==> flow/design.v <==
module alu(OPA, OPB, CIN,INP_VALID, CLK, RST, CMD, CE, MODE, COUT, OFLOW, RES, G, E, L, ERR);
    input ['d8-1:0] OPA, OPB;
    input CLK, RST, CE, MODE, CIN;
    input [1:0] INP_VALID;
    input ['d4-1:0] CMD;
    output reg ['d16-1:0] RES;
    output reg COUT;
    output reg OFLOW;
    output reg G;
    output reg E;
    output reg L;
    output reg ERR;
    reg ['d16-1:0] RES_next;
    reg COUT_next, OFLOW_next, G_next, E_next, L_next, ERR_next;
    reg ['d16-1:0] res_t;
    reg cout_t, oflow_t, g_t, e_t, l_t, err_t;
    always @(posedge CLK or posedge RST) begin
        if (RST) begin
            RES <= {'d16{1'b0}};
            COUT <= 1'b0;
            OFLOW <= 1'b0;
            G <= 1'b0;
            E <= 1'b0;
            L <= 1'b0;
            ERR <= 1'b0;
        end
        else begin
                RES <= RES_next;
                COUT <= COUT_next;
                OFLOW <= OFLOW_next;
                G <= G_next;
                E <= E_next;
                L <= L_next;
                ERR <= ERR_next;
        end
    end
    always @(posedge CLK) begin
        res_t = {'d16{1'b0}};
        cout_t = 1'b0;
        oflow_t = 1'b0;
        g_t = 1'b0;
        e_t = 1'b0;
        l_t = 1'b0;
        err_t = 1'b0;
        if (CE) begin
            if (MODE) begin
                case (CMD)
                   'd0: begin
                        if (INP_VALID == 'b11) begin
                            res_t = OPA+ OPB;
                            cout_t = res_t[8]; 
                        end
                   end
                   'd1: begin
                        if (INP_VALID == 'b11) begin
                            oflow_t = (OPA < OPB);
                            res_t = OPA - OPB;
                        end
                   end
                   'd2: begin
                        if (INP_VALID == 'b11) begin
                            res_t = OPA + OPB + CIN;
                            cout_t = res_t[8];
                        end
                   end
                   'd3: begin
                        if (INP_VALID == 'b11) begin
                            oflow_t = (OPA < (OPB + CIN));
                            res_t = OPA - OPB - CIN;
                        end
                   end
                   'd4:  begin
                        if (INP_VALID[0] == 'b1) begin
                            res_t = OPA + 1;
                        end
                   end
                   'd5: begin
                        if (INP_VALID[0] == 'b1) begin
                            res_t = OPA - 1;
                            if (OPA == {'d8{1'b0}}) oflow_t = 1;
                        end
                   end
                   'd6: begin
                        if (INP_VALID[1] == 'b1) begin
                            res_t = OPB + 1;
                        end
                   end
                   'd7: begin
                        if (INP_VALID[1] == 'b1) begin
                            res_t = OPB - 1;
                            if (OPB == {'d8{1'b0}}) oflow_t = 1;
                        end
                   end
                   'd8: begin
                        if (INP_VALID == 'b11) begin
                            if (OPA == OPB) begin
                                e_t = 1'b1;
                                g_t = 1'b0;
                                l_t = 1'b0;
                            end
                            else if (OPA > OPB) begin
                                e_t = 1'b0;
                                g_t = 1'b1;
                                l_t = 1'b0;
                            end
                            else begin
                                e_t = 1'b0;
                                g_t = 1'b0;
                                l_t = 1'b1;
                            end
                        end
                   end
                   'd9: begin
                        if (INP_VALID == 'b11) begin
                            res_t = (OPA + 1) * (OPB + 1);
                        end
                   end
                   'd10: begin
                        if (INP_VALID == 'b11) begin
                            res_t = (OPA << 1) * (OPB);
                        end
                   end
                   'd11: begin
                        if (INP_VALID == 'b11) begin
                            res_t = $signed(OPA) + $signed(OPB);
                            oflow_t =((OPA[7] == OPB[7]) && (res_t[7] != OPA[7]));
                            cout_t = res_t[8];
                            if ($signed(res_t) < 0) l_t = 1'b1;
                            else if ($signed(res_t) > 0) g_t = 1'b1;
                            else e_t = 1'b1;
                        end
                   end
                   'd12: begin
                        if (INP_VALID == 'b11) begin
                            res_t = $signed(OPA) - $signed(OPB);
                            oflow_t = ((OPA[7] != OPB[7]) && (res_t[7] != OPA[7]));
                            cout_t = res_t[8];
                            if ($signed(res_t) < 0) l_t = 1'b1;
                            else if ($signed(res_t) > 0) g_t = 1'b1;
                            else e_t = 1'b1;
                        end
                   end
                   default:;
               endcase
            end
            else begin
                case (CMD)
                    'd0:begin
                        if (INP_VALID == 'b11) res_t = {1'b0, OPA & OPB};
                    end
                    'd1:begin
                        if (INP_VALID == 'b11) res_t = {1'b0, ~(OPA & OPB)};
                    end
                    'd2:begin
                        if (INP_VALID == 'b11)res_t = {1'b0, OPA | OPB};
                    end
                    'd3:begin
                        if (INP_VALID == 'b11)res_t = {1'b0, ~(OPA | OPB)};
                    end
                    'd4:begin
                        if (INP_VALID == 'b11) res_t = {1'b0, OPA ^ OPB};
                    end
                    'd5:begin
                        if (INP_VALID == 'b11) res_t = {1'b0, ~(OPA ^ OPB)};
                    end
                    'd6:begin
                        if (INP_VALID[0] == 'b1)
                            res_t = ~OPA &{'d8 {1'b1}};
                    end
                    'd7:begin
                        if (INP_VALID[1] == 'b1)
                            res_t =  ~OPB&{'d8{1'b1}};
                    end
                    'd8:begin
                        if (INP_VALID[0] == 'b1)
                            res_t = (OPA >> 1) &{'d8{1'b1}} ;
                    end
                    'd9:begin
                        if (INP_VALID[0] == 'b1)
                            res_t = (OPA << 1)&{'d8{1'b1}};
                    end
                    'd10:begin
                        if (INP_VALID[1] == 'b1)
                            res_t = (OPB >> 1)&{'d8{1'b1}};
                    end
                    'd11:begin
                        if (INP_VALID[1] == 'b1)
                            res_t = (OPB << 1)&{'d8{1'b1}};
                    end
                    'd12:begin
                        if (INP_VALID == 'b11) begin
                            if (!(|OPB['d8-1:'d2+1])) begin
                                res_t = ((OPA <<  OPB['d2:0]) | (OPA >> ('d8 -  OPB['d2:0])))&{'d8{1'b1}};
                            end
                            else err_t = 1'b1;
                        end
                    end
                    'd13:begin
                        if (INP_VALID == 'b11) begin
                            if (!(|OPB['d8-1:'d2+1])) begin
                                res_t = ((OPA >> OPB['d2:0]) | (OPA << ('d8 - OPB['d2:0]))) &{'d8{1'b1}};
                            end
                            else err_t = 1'b1;
                        end
                    end
                    default: ;
                endcase
            end
            if(!(MODE == 1 && (CMD == 'd10 || CMD == 'd9 || CMD == 'd12 || CMD == 'd11)))
                res_t = res_t & {'d8{1'b1}};
        end
        RES_next <= res_t;
        COUT_next <= cout_t;
        OFLOW_next <= oflow_t;
        G_next <= g_t;
        E_next <= e_t;
        L_next <= l_t;
        ERR_next <= err_t;
    end
endmodule
Appendix: tool output

* Step by step through the tools: alu
Tool output for the design above before and after an edit, in the order of the flow.
Lines under "unedited" count in the file above, lines under "edited" in the edited file.
"change" is "edited" less "unedited", of the values as shown; "rel. change" is that difference over "unedited", in percent.
Library cell names are shortened.
The mark -- stands for no value.
- Top :: alu
- Clock :: CLK
- Standard-cell library :: sky130hd
- Corner :: tt_025C_1v80

* Diff
Unified diff, file above to edited file.
This change comes from a script, not from a designer. The edited design behaves differently; no optimisation was intended.
#+begin_src diff
@@ -113,5 +113,5 @@
                    'd9: begin
                         if (INP_VALID == 'b11) begin
-                            res_t = (OPA + 1) * (OPB + 1);
+                            res_t = (OPA + 1) & (OPB + 1);
                         end
                    end
#+end_src

* Word level
Source: Yosys, flattened and elaborated, memories not mapped. Widths are those after wreduce. Registers that Yosys merges into a memory's read port (data or address) are not register bits. Print and check cells do not count.
** Cells by class
- shift operators :: unedited 4, edited 4, change 0, rel. change 0.00%
- bitwise operators :: unedited 13, edited 14, change +1, rel. change +7.69%
- mux-type cells :: unedited 73, edited 73, change 0, rel. change 0.00%
- equal/unequal tests :: unedited 19, edited 19, change 0, rel. change 0.00%
- reduce/logical cells :: unedited 14, edited 14, change 0, rel. change 0.00%
- order comparisons :: unedited 7, edited 7, change 0, rel. change 0.00%
- add/subtract/negate cells :: unedited 12, edited 12, change 0, rel. change 0.00%
- multiply operators :: unedited 2, edited 1, change -1, rel. change -50.00%
** Operator list
- two-way mux 16 bit :: unedited 9, edited 8, change -1, rel. change -11.11%
- two-way mux 9 bit :: unedited 3, edited 4, change +1, rel. change +33.33%
- multiplier 9 x 9 -> 16 bit :: unedited 1, edited 0, change -1, rel. change -100.00%
- AND 9 bit :: unedited 0, edited 1, change +1
- two-way mux 1 bit :: unedited 37, edited 37, change 0, rel. change 0.00%
- two-way mux 8 bit :: unedited 14, edited 14, change 0, rel. change 0.00%
- == test 4 bit with constant B :: unedited 6, edited 6, change 0, rel. change 0.00%
- inverter 8 bit :: unedited 5, edited 5, change 0, rel. change 0.00%
- == test 4 x 3 -> 1 bit with constant B :: unedited 4, edited 4, change 0, rel. change 0.00%
- logical AND 1 bit :: unedited 3, edited 3, change 0, rel. change 0.00%
- logical OR 1 bit :: unedited 3, edited 3, change 0, rel. change 0.00%
- != test 1 bit :: unedited 3, edited 3, change 0, rel. change 0.00%
- inverter 1 bit :: unedited 3, edited 3, change 0, rel. change 0.00%
- bitwise OR 8 bit :: unedited 3, edited 3, change 0, rel. change 0.00%
- case mux 1 bit (select 3 bit) :: unedited 3, edited 3, change 0, rel. change 0.00%
- adder 8 x 1 -> 9 bit with constant B :: unedited 2, edited 2, change 0, rel. change 0.00%
- adder 8 x 8 -> 9 bit :: unedited 2, edited 2, change 0, rel. change 0.00%
- == test 4 x 2 -> 1 bit with constant B :: unedited 2, edited 2, change 0, rel. change 0.00%
- > comparator 9 x 1 -> 1 bit with constant B :: unedited 2, edited 2, change 0, rel. change 0.00%
- zero test 8 bit :: unedited 2, edited 2, change 0, rel. change 0.00%
- less-than comparator 8 bit :: unedited 2, edited 2, change 0, rel. change 0.00%
- less-than comparator 9 x 1 -> 1 bit with constant B :: unedited 2, edited 2, change 0, rel. change 0.00%
- two-way mux 7 bit :: unedited 2, edited 2, change 0, rel. change 0.00%
- AND reduction 2 bit :: unedited 2, edited 2, change 0, rel. change 0.00%
- subtractor 8 x 1 -> 9 bit with constant B :: unedited 2, edited 2, change 0, rel. change 0.00%
- subtractor 8 x 8 -> 9 bit :: unedited 2, edited 2, change 0, rel. change 0.00%
- adder 8 x 1 -> 8 bit :: unedited 1, edited 1, change 0, rel. change 0.00%
- adder 9 x 1 -> 10 bit :: unedited 1, edited 1, change 0, rel. change 0.00%
The list need not be complete.
** Word-level totals
- bits in registers :: unedited 44, edited 44, change 0, rel. change 0.00%
- input port bits :: unedited 27, edited 27, change 0, rel. change 0.00%
- output and inout port bits :: unedited 22, edited 22, change 0, rel. change 0.00%
- word-level cells :: unedited 159, edited 159, change 0, rel. change 0.00%

* Depth
Depth = most cells in a row (Yosys ltp): at word level without a register or memory, in the mapped netlist without a sequential cell, where the memories' decode and read muxes count.
** Depth
- word-level depth :: unedited 7, edited 7, change 0, rel. change 0.00%
- ABC_AREA :: unedited 0, edited 0
- mapped depth :: unedited 25, edited 20, change -5, rel. change -20.00%
- gate-level depth less buffers :: unedited 21, edited 19, change -2, rel. change -9.52%

* Netlist
The flow's flattened synthesis, as Yosys stat reports it; memories are mapped. The netlist is that of the ABC_AREA named above (0 if unset); the other value can give another one.
** Cells by type
- inv_1 :: unedited 150, edited 73, change -77, rel. change -51.33%
- fa_1 :: unedited 86, edited 37, change -49, rel. change -56.98%
- ha_1 :: unedited 108, edited 77, change -31, rel. change -28.70%
- xor2_1 :: unedited 37, edited 8, change -29, rel. change -78.38%
- nor2_1 :: unedited 143, edited 116, change -27, rel. change -18.88%
- nand2_1 :: unedited 106, edited 80, change -26, rel. change -24.53%
- clkbuf_1 :: unedited 22, edited 41, change +19, rel. change +86.36%
- o21ai_0 :: unedited 29, edited 47, change +18, rel. change +62.07%
- a21oi_1 :: unedited 61, edited 74, change +13, rel. change +21.31%
- o22ai_1 :: unedited 30, edited 17, change -13, rel. change -43.33%
- buf_2 :: unedited 26, edited 15, change -11, rel. change -42.31%
- o21ai_1 :: unedited 0, edited 10, change +10
- or2_2 :: unedited 14, edited 7, change -7, rel. change -50.00%
- a31oi_1 :: unedited 13, edited 20, change +7, rel. change +53.85%
- nor3_1 :: unedited 36, edited 30, change -6, rel. change -16.67%
- mux2i_1 :: unedited 24, edited 18, change -6, rel. change -25.00%
- a211oi_1 :: unedited 8, edited 14, change +6, rel. change +75.00%
- xnor2_2 :: unedited 7, edited 1, change -6, rel. change -85.71%
The list need not be complete.
** Mapped netlist
- synthesis area (um^2) :: unedited 10211.0, edited 7901.3, change -2309.7, rel. change -22.62%
- cell count :: unedited 1281, edited 1059, change -222, rel. change -17.33%
- sequential part of the area (um^2) :: unedited 991.0, edited 991.0, change 0.0, rel. change 0.00%
- mapped flip-flops :: unedited 44, edited 44, change 0, rel. change 0.00%

* Path before layout
Path of least setup slack by OpenSTA after synthesis, without wires, with an ideal clock, recovery checks aside; 20% of the period is set as input and as output delay. Where synthesis merged equal registers, the netlist keeps one of their names.
** Timing post-synthesis
- path kind :: unedited input to register, edited input to register
- start :: unedited input OPB[1], edited input OPB[2]
- end :: unedited register RES_next[14], edited register RES_next[14]
- clock period (ps) :: unedited 8000, edited 8000, change 0, rel. change 0.00%
- input delay (ps) :: unedited 1600, edited 1600, change 0, rel. change 0.00%
- buffers on the path :: unedited 5, edited 3, change -2, rel. change -40.00%
- path delay (ps) :: unedited 5499, edited 4434, change -1065, rel. change -19.37%
- slack (ps) :: unedited 901, edited 1966, change +1065
- data arrival time (ps) :: unedited 6971, edited 5900, change -1071, rel. change -15.36%
- stages on the path :: unedited 24, edited 19, change -5, rel. change -20.83%
- library setup time (ps) :: unedited 128, edited 134, change +6
- period reached after synthesis (ps) :: unedited 7099, edited 6034, change -1065, rel. change -15.00%
"path delay" is the arrival time less input delay plus setup time.
"stages on the path": output pins that drive a net of the path, with the launching flip-flop's if there is one; two outputs of one cell count as two.
"period reached after synthesis" is the clock period less the worst setup slack; recovery checks do not enter. This is arithmetic on one report: input and output delays are still those of the set period (20% each).
Between the ends stands the longest chain of elaborated cells between them, by number of cells; it is not shown to be the way that was timed. Of several equally long chains one is given.
A line is the first line of the expression or statement that the cell stems from. Yosys adds cells for indexed reads and writes and turns some case tables into memories.
On the way, post-synthesis, unedited:
- Cell sequence :: buf_2 inv_1 buf_2 ha_1 buf_2 clkbuf_1 buf_1 nand2b_1 fa_1 inv_1 fa_1 ha_1 inv_1 fa_1 inv_1 fa_1 a21o_1 a211o_1 a2111oi_0 or3_1 o21ai_0 xor2_1 a22oi_1 a21oi_1
- Cells in the longest elaborated chain :: 5
- Elaborated cells between the ends (all ways) :: 17
- Those cells by class :: add/sub (6); mul (2); mux (9)
** RTL lines, path post-synthesis, unedited
- start, declared :: RTL line 2 : input ['d8-1:0] OPA, OPB;
- adder 8 x 1 -> 9 bit :: RTL line 115 : res_t = (OPA + 1) * (OPB + 1);
- multiplier 9 x 9 -> 16 bit :: RTL line 115
- two-way mux 16 bit :: RTL line 114 : if (INP_VALID == 'b11) begin
- case mux 16 bit (select 12 bit) :: RTL line 47 : case (CMD)
- two-way mux 16 bit :: RTL line 46 : if (MODE) begin
- end, assigned :: RTL line 212 : RES_next <= res_t;
- end, declared :: RTL line 13 : reg ['d16-1:0] RES_next;
On the way, post-synthesis, edited:
- Cell sequence :: buf_2 buf_1 buf_1 nand2_1 fa_1 fa_1 inv_1 fa_1 inv_1 fa_1 inv_1 ha_1 nand2_1 o21ai_0 o41ai_1 o21ai_0 xor2_1 nand2_1 a21oi_1
- Cells in the longest elaborated chain :: 5
- Elaborated cells between the ends (all ways) :: 14
- Those cells by class :: add/sub (5); mul (1); mux (8)
** RTL lines, path post-synthesis, edited
- start, declared :: RTL line 2 : input ['d8-1:0] OPA, OPB;
- subtractor 8 x 8 -> 9 bit :: RTL line 69 : res_t = OPA - OPB - CIN;
- subtractor 16 x 1 -> 16 bit :: RTL line 69
- two-way mux 16 bit :: RTL line 67 : if (INP_VALID == 'b11) begin
- case mux 16 bit (select 12 bit) :: RTL line 47 : case (CMD)
- two-way mux 16 bit :: RTL line 46 : if (MODE) begin
- end, assigned :: RTL line 212 : RES_next <= res_t;
- end, declared :: RTL line 13 : reg ['d16-1:0] RES_next;

* Worst path after layout
Path of least setup slack in the final report of each run of set A (OpenROAD, finished layout, wires in). Where an end is a register, its clock arrival counts in the times.
The report prints the path's times to 10 ps; the period is as set.
** Timing after layout
- path kind :: unedited input to register, edited input to register
- start :: unedited input OPB[0], edited input OPB[7]
- end :: unedited register RES_next[14], edited register RES_next[14]
- library setup time (ps) :: unedited 120, edited 80, change -40
- input delay (ps) :: unedited 1600, edited 1600, change 0, rel. change 0.00%
- data arrival time (ps) :: unedited 7460, edited 6880, change -580, rel. change -7.77%
- buffers on the path :: unedited 1, edited 1, change 0, rel. change 0.00%
- slack (ps) :: unedited 690, edited 1330, change +640
- stages on the path :: unedited 21, edited 17, change -4, rel. change -19.05%
- clock period (ps) :: unedited 8000, edited 8000, change 0, rel. change 0.00%
Between the ends stands the longest chain of elaborated cells between them, by number of cells; it is not shown to be the way that was timed. Of several equally long chains one is given.
On the way, after layout, unedited:
- Cell sequence :: clkdlybuf4s50_1 ha_1 xor2_1 nand2_1 fa_1 inv_1 ha_1 ha_1 inv_1 fa_1 inv_1 ha_1 fa_1 a21o_1 a211o_1 a2111oi_0 or3_1 o21ai_0 xor2_1 a22oi_1 a21oi_1
- Cells in the longest elaborated chain :: 5
- Elaborated cells between the ends (all ways) :: 17
- Those cells by class :: add/sub (6); mul (2); mux (9)
** RTL lines, path after layout, unedited
- start, declared :: RTL line 2 : input ['d8-1:0] OPA, OPB;
- adder 8 x 1 -> 9 bit :: RTL line 115 : res_t = (OPA + 1) * (OPB + 1);
- multiplier 9 x 9 -> 16 bit :: RTL line 115
- two-way mux 16 bit :: RTL line 114 : if (INP_VALID == 'b11) begin
- case mux 16 bit (select 12 bit) :: RTL line 47 : case (CMD)
- two-way mux 16 bit :: RTL line 46 : if (MODE) begin
- end, assigned :: RTL line 212 : RES_next <= res_t;
- end, declared :: RTL line 13 : reg ['d16-1:0] RES_next;
On the way, after layout, edited:
- Cell sequence :: clkdlybuf4s50_1 clkinv_1 nor2_1 fa_1 fa_1 fa_1 inv_1 fa_1 inv_1 ha_1 nand2_1 o21ai_0 o41ai_1 o21ai_0 xor2_1 nand2_1 a21oi_1
- Cells in the longest elaborated chain :: 5
- Elaborated cells between the ends (all ways) :: 14
- Those cells by class :: add/sub (5); mul (1); mux (8)
** RTL lines, path after layout, edited
- start, declared :: RTL line 2 : input ['d8-1:0] OPA, OPB;
- subtractor 8 x 8 -> 9 bit :: RTL line 69 : res_t = OPA - OPB - CIN;
- subtractor 16 x 1 -> 16 bit :: RTL line 69
- two-way mux 16 bit :: RTL line 67 : if (INP_VALID == 'b11) begin
- case mux 16 bit (select 12 bit) :: RTL line 47 : case (CMD)
- two-way mux 16 bit :: RTL line 46 : if (MODE) begin
- end, assigned :: RTL line 212 : RES_next <= res_t;
- end, declared :: RTL line 13 : reg ['d16-1:0] RES_next;

* Flow runs
Runs of the flow (Yosys, OpenROAD) on both versions; the two runs of a pair have the same settings. The constraints put input and output delay at 20% of the set period each and load the outputs with 0.01 pF.
Flow settings, set A:
- period_ns :: 8.0
- CAP_MARGIN :: 20
- CORE_MARGIN :: 2
- CORE_UTILIZATION :: 40
- SLEW_MARGIN :: 20
** Measured results, set A
- setup slack of the worst path (ps) :: unedited 693, edited 1332, change +639
- worst hold slack in the final report (ps) :: unedited 324, edited 326, change +2
- total negative slack on setup checks (ps) :: unedited 0, edited 0, change 0
- total power of the final layout (W) :: unedited 0.001914, edited 0.001219, change -0.000695, rel. change -36.31%
- die footprint (um^2) :: unedited 26822.3, edited 20893.3, change -5929.0, rel. change -22.10%
- std-cell area (final layout) (um^2) :: unedited 11302.1, edited 8797.2, change -2504.9, rel. change -22.16%
- synthesized cell area (um^2) :: unedited 10211.0, edited 7901.3, change -2309.7, rel. change -22.62%
Flow settings, set B:
- ABC_AREA :: 0
- CAP_MARGIN :: 0
- CORE_ASPECT_RATIO :: 1.43
- CORE_UTILIZATION :: 60
- GPL_ROUTABILITY_DRIVEN :: 1
- PLACE_DENSITY_LB_ADDON :: 0.04
- SETUP_SLACK_MARGIN :: 0.17
- TNS_END_PERCENT :: 10
- period_ns :: 4.25
- CORE_MARGIN :: 2
- SLEW_MARGIN :: 20
** Measured results, set B
- setup slack of the worst path (ps) :: unedited -1233, edited -532, change +701
- worst hold slack in the final report (ps) :: unedited 327, edited 328, change +1
- total negative slack on setup checks (ps) :: unedited -11137, edited -3332, change +7805
- total power of the final layout (W) :: unedited 0.004867, edited 0.00299, change -0.001877, rel. change -38.57%
- die footprint (um^2) :: unedited 18094.4, edited 14117.6, change -3976.8, rel. change -21.98%
- std-cell area (final layout) (um^2) :: unedited 13285.2, edited 10196.0, change -3089.2, rel. change -23.25%
- synthesized cell area (um^2) :: unedited 10211.0, edited 7901.3, change -2309.7, rel. change -22.62%
"total power of the final layout" rests on the timing tool's default activity at the inputs, not on a simulated workload.
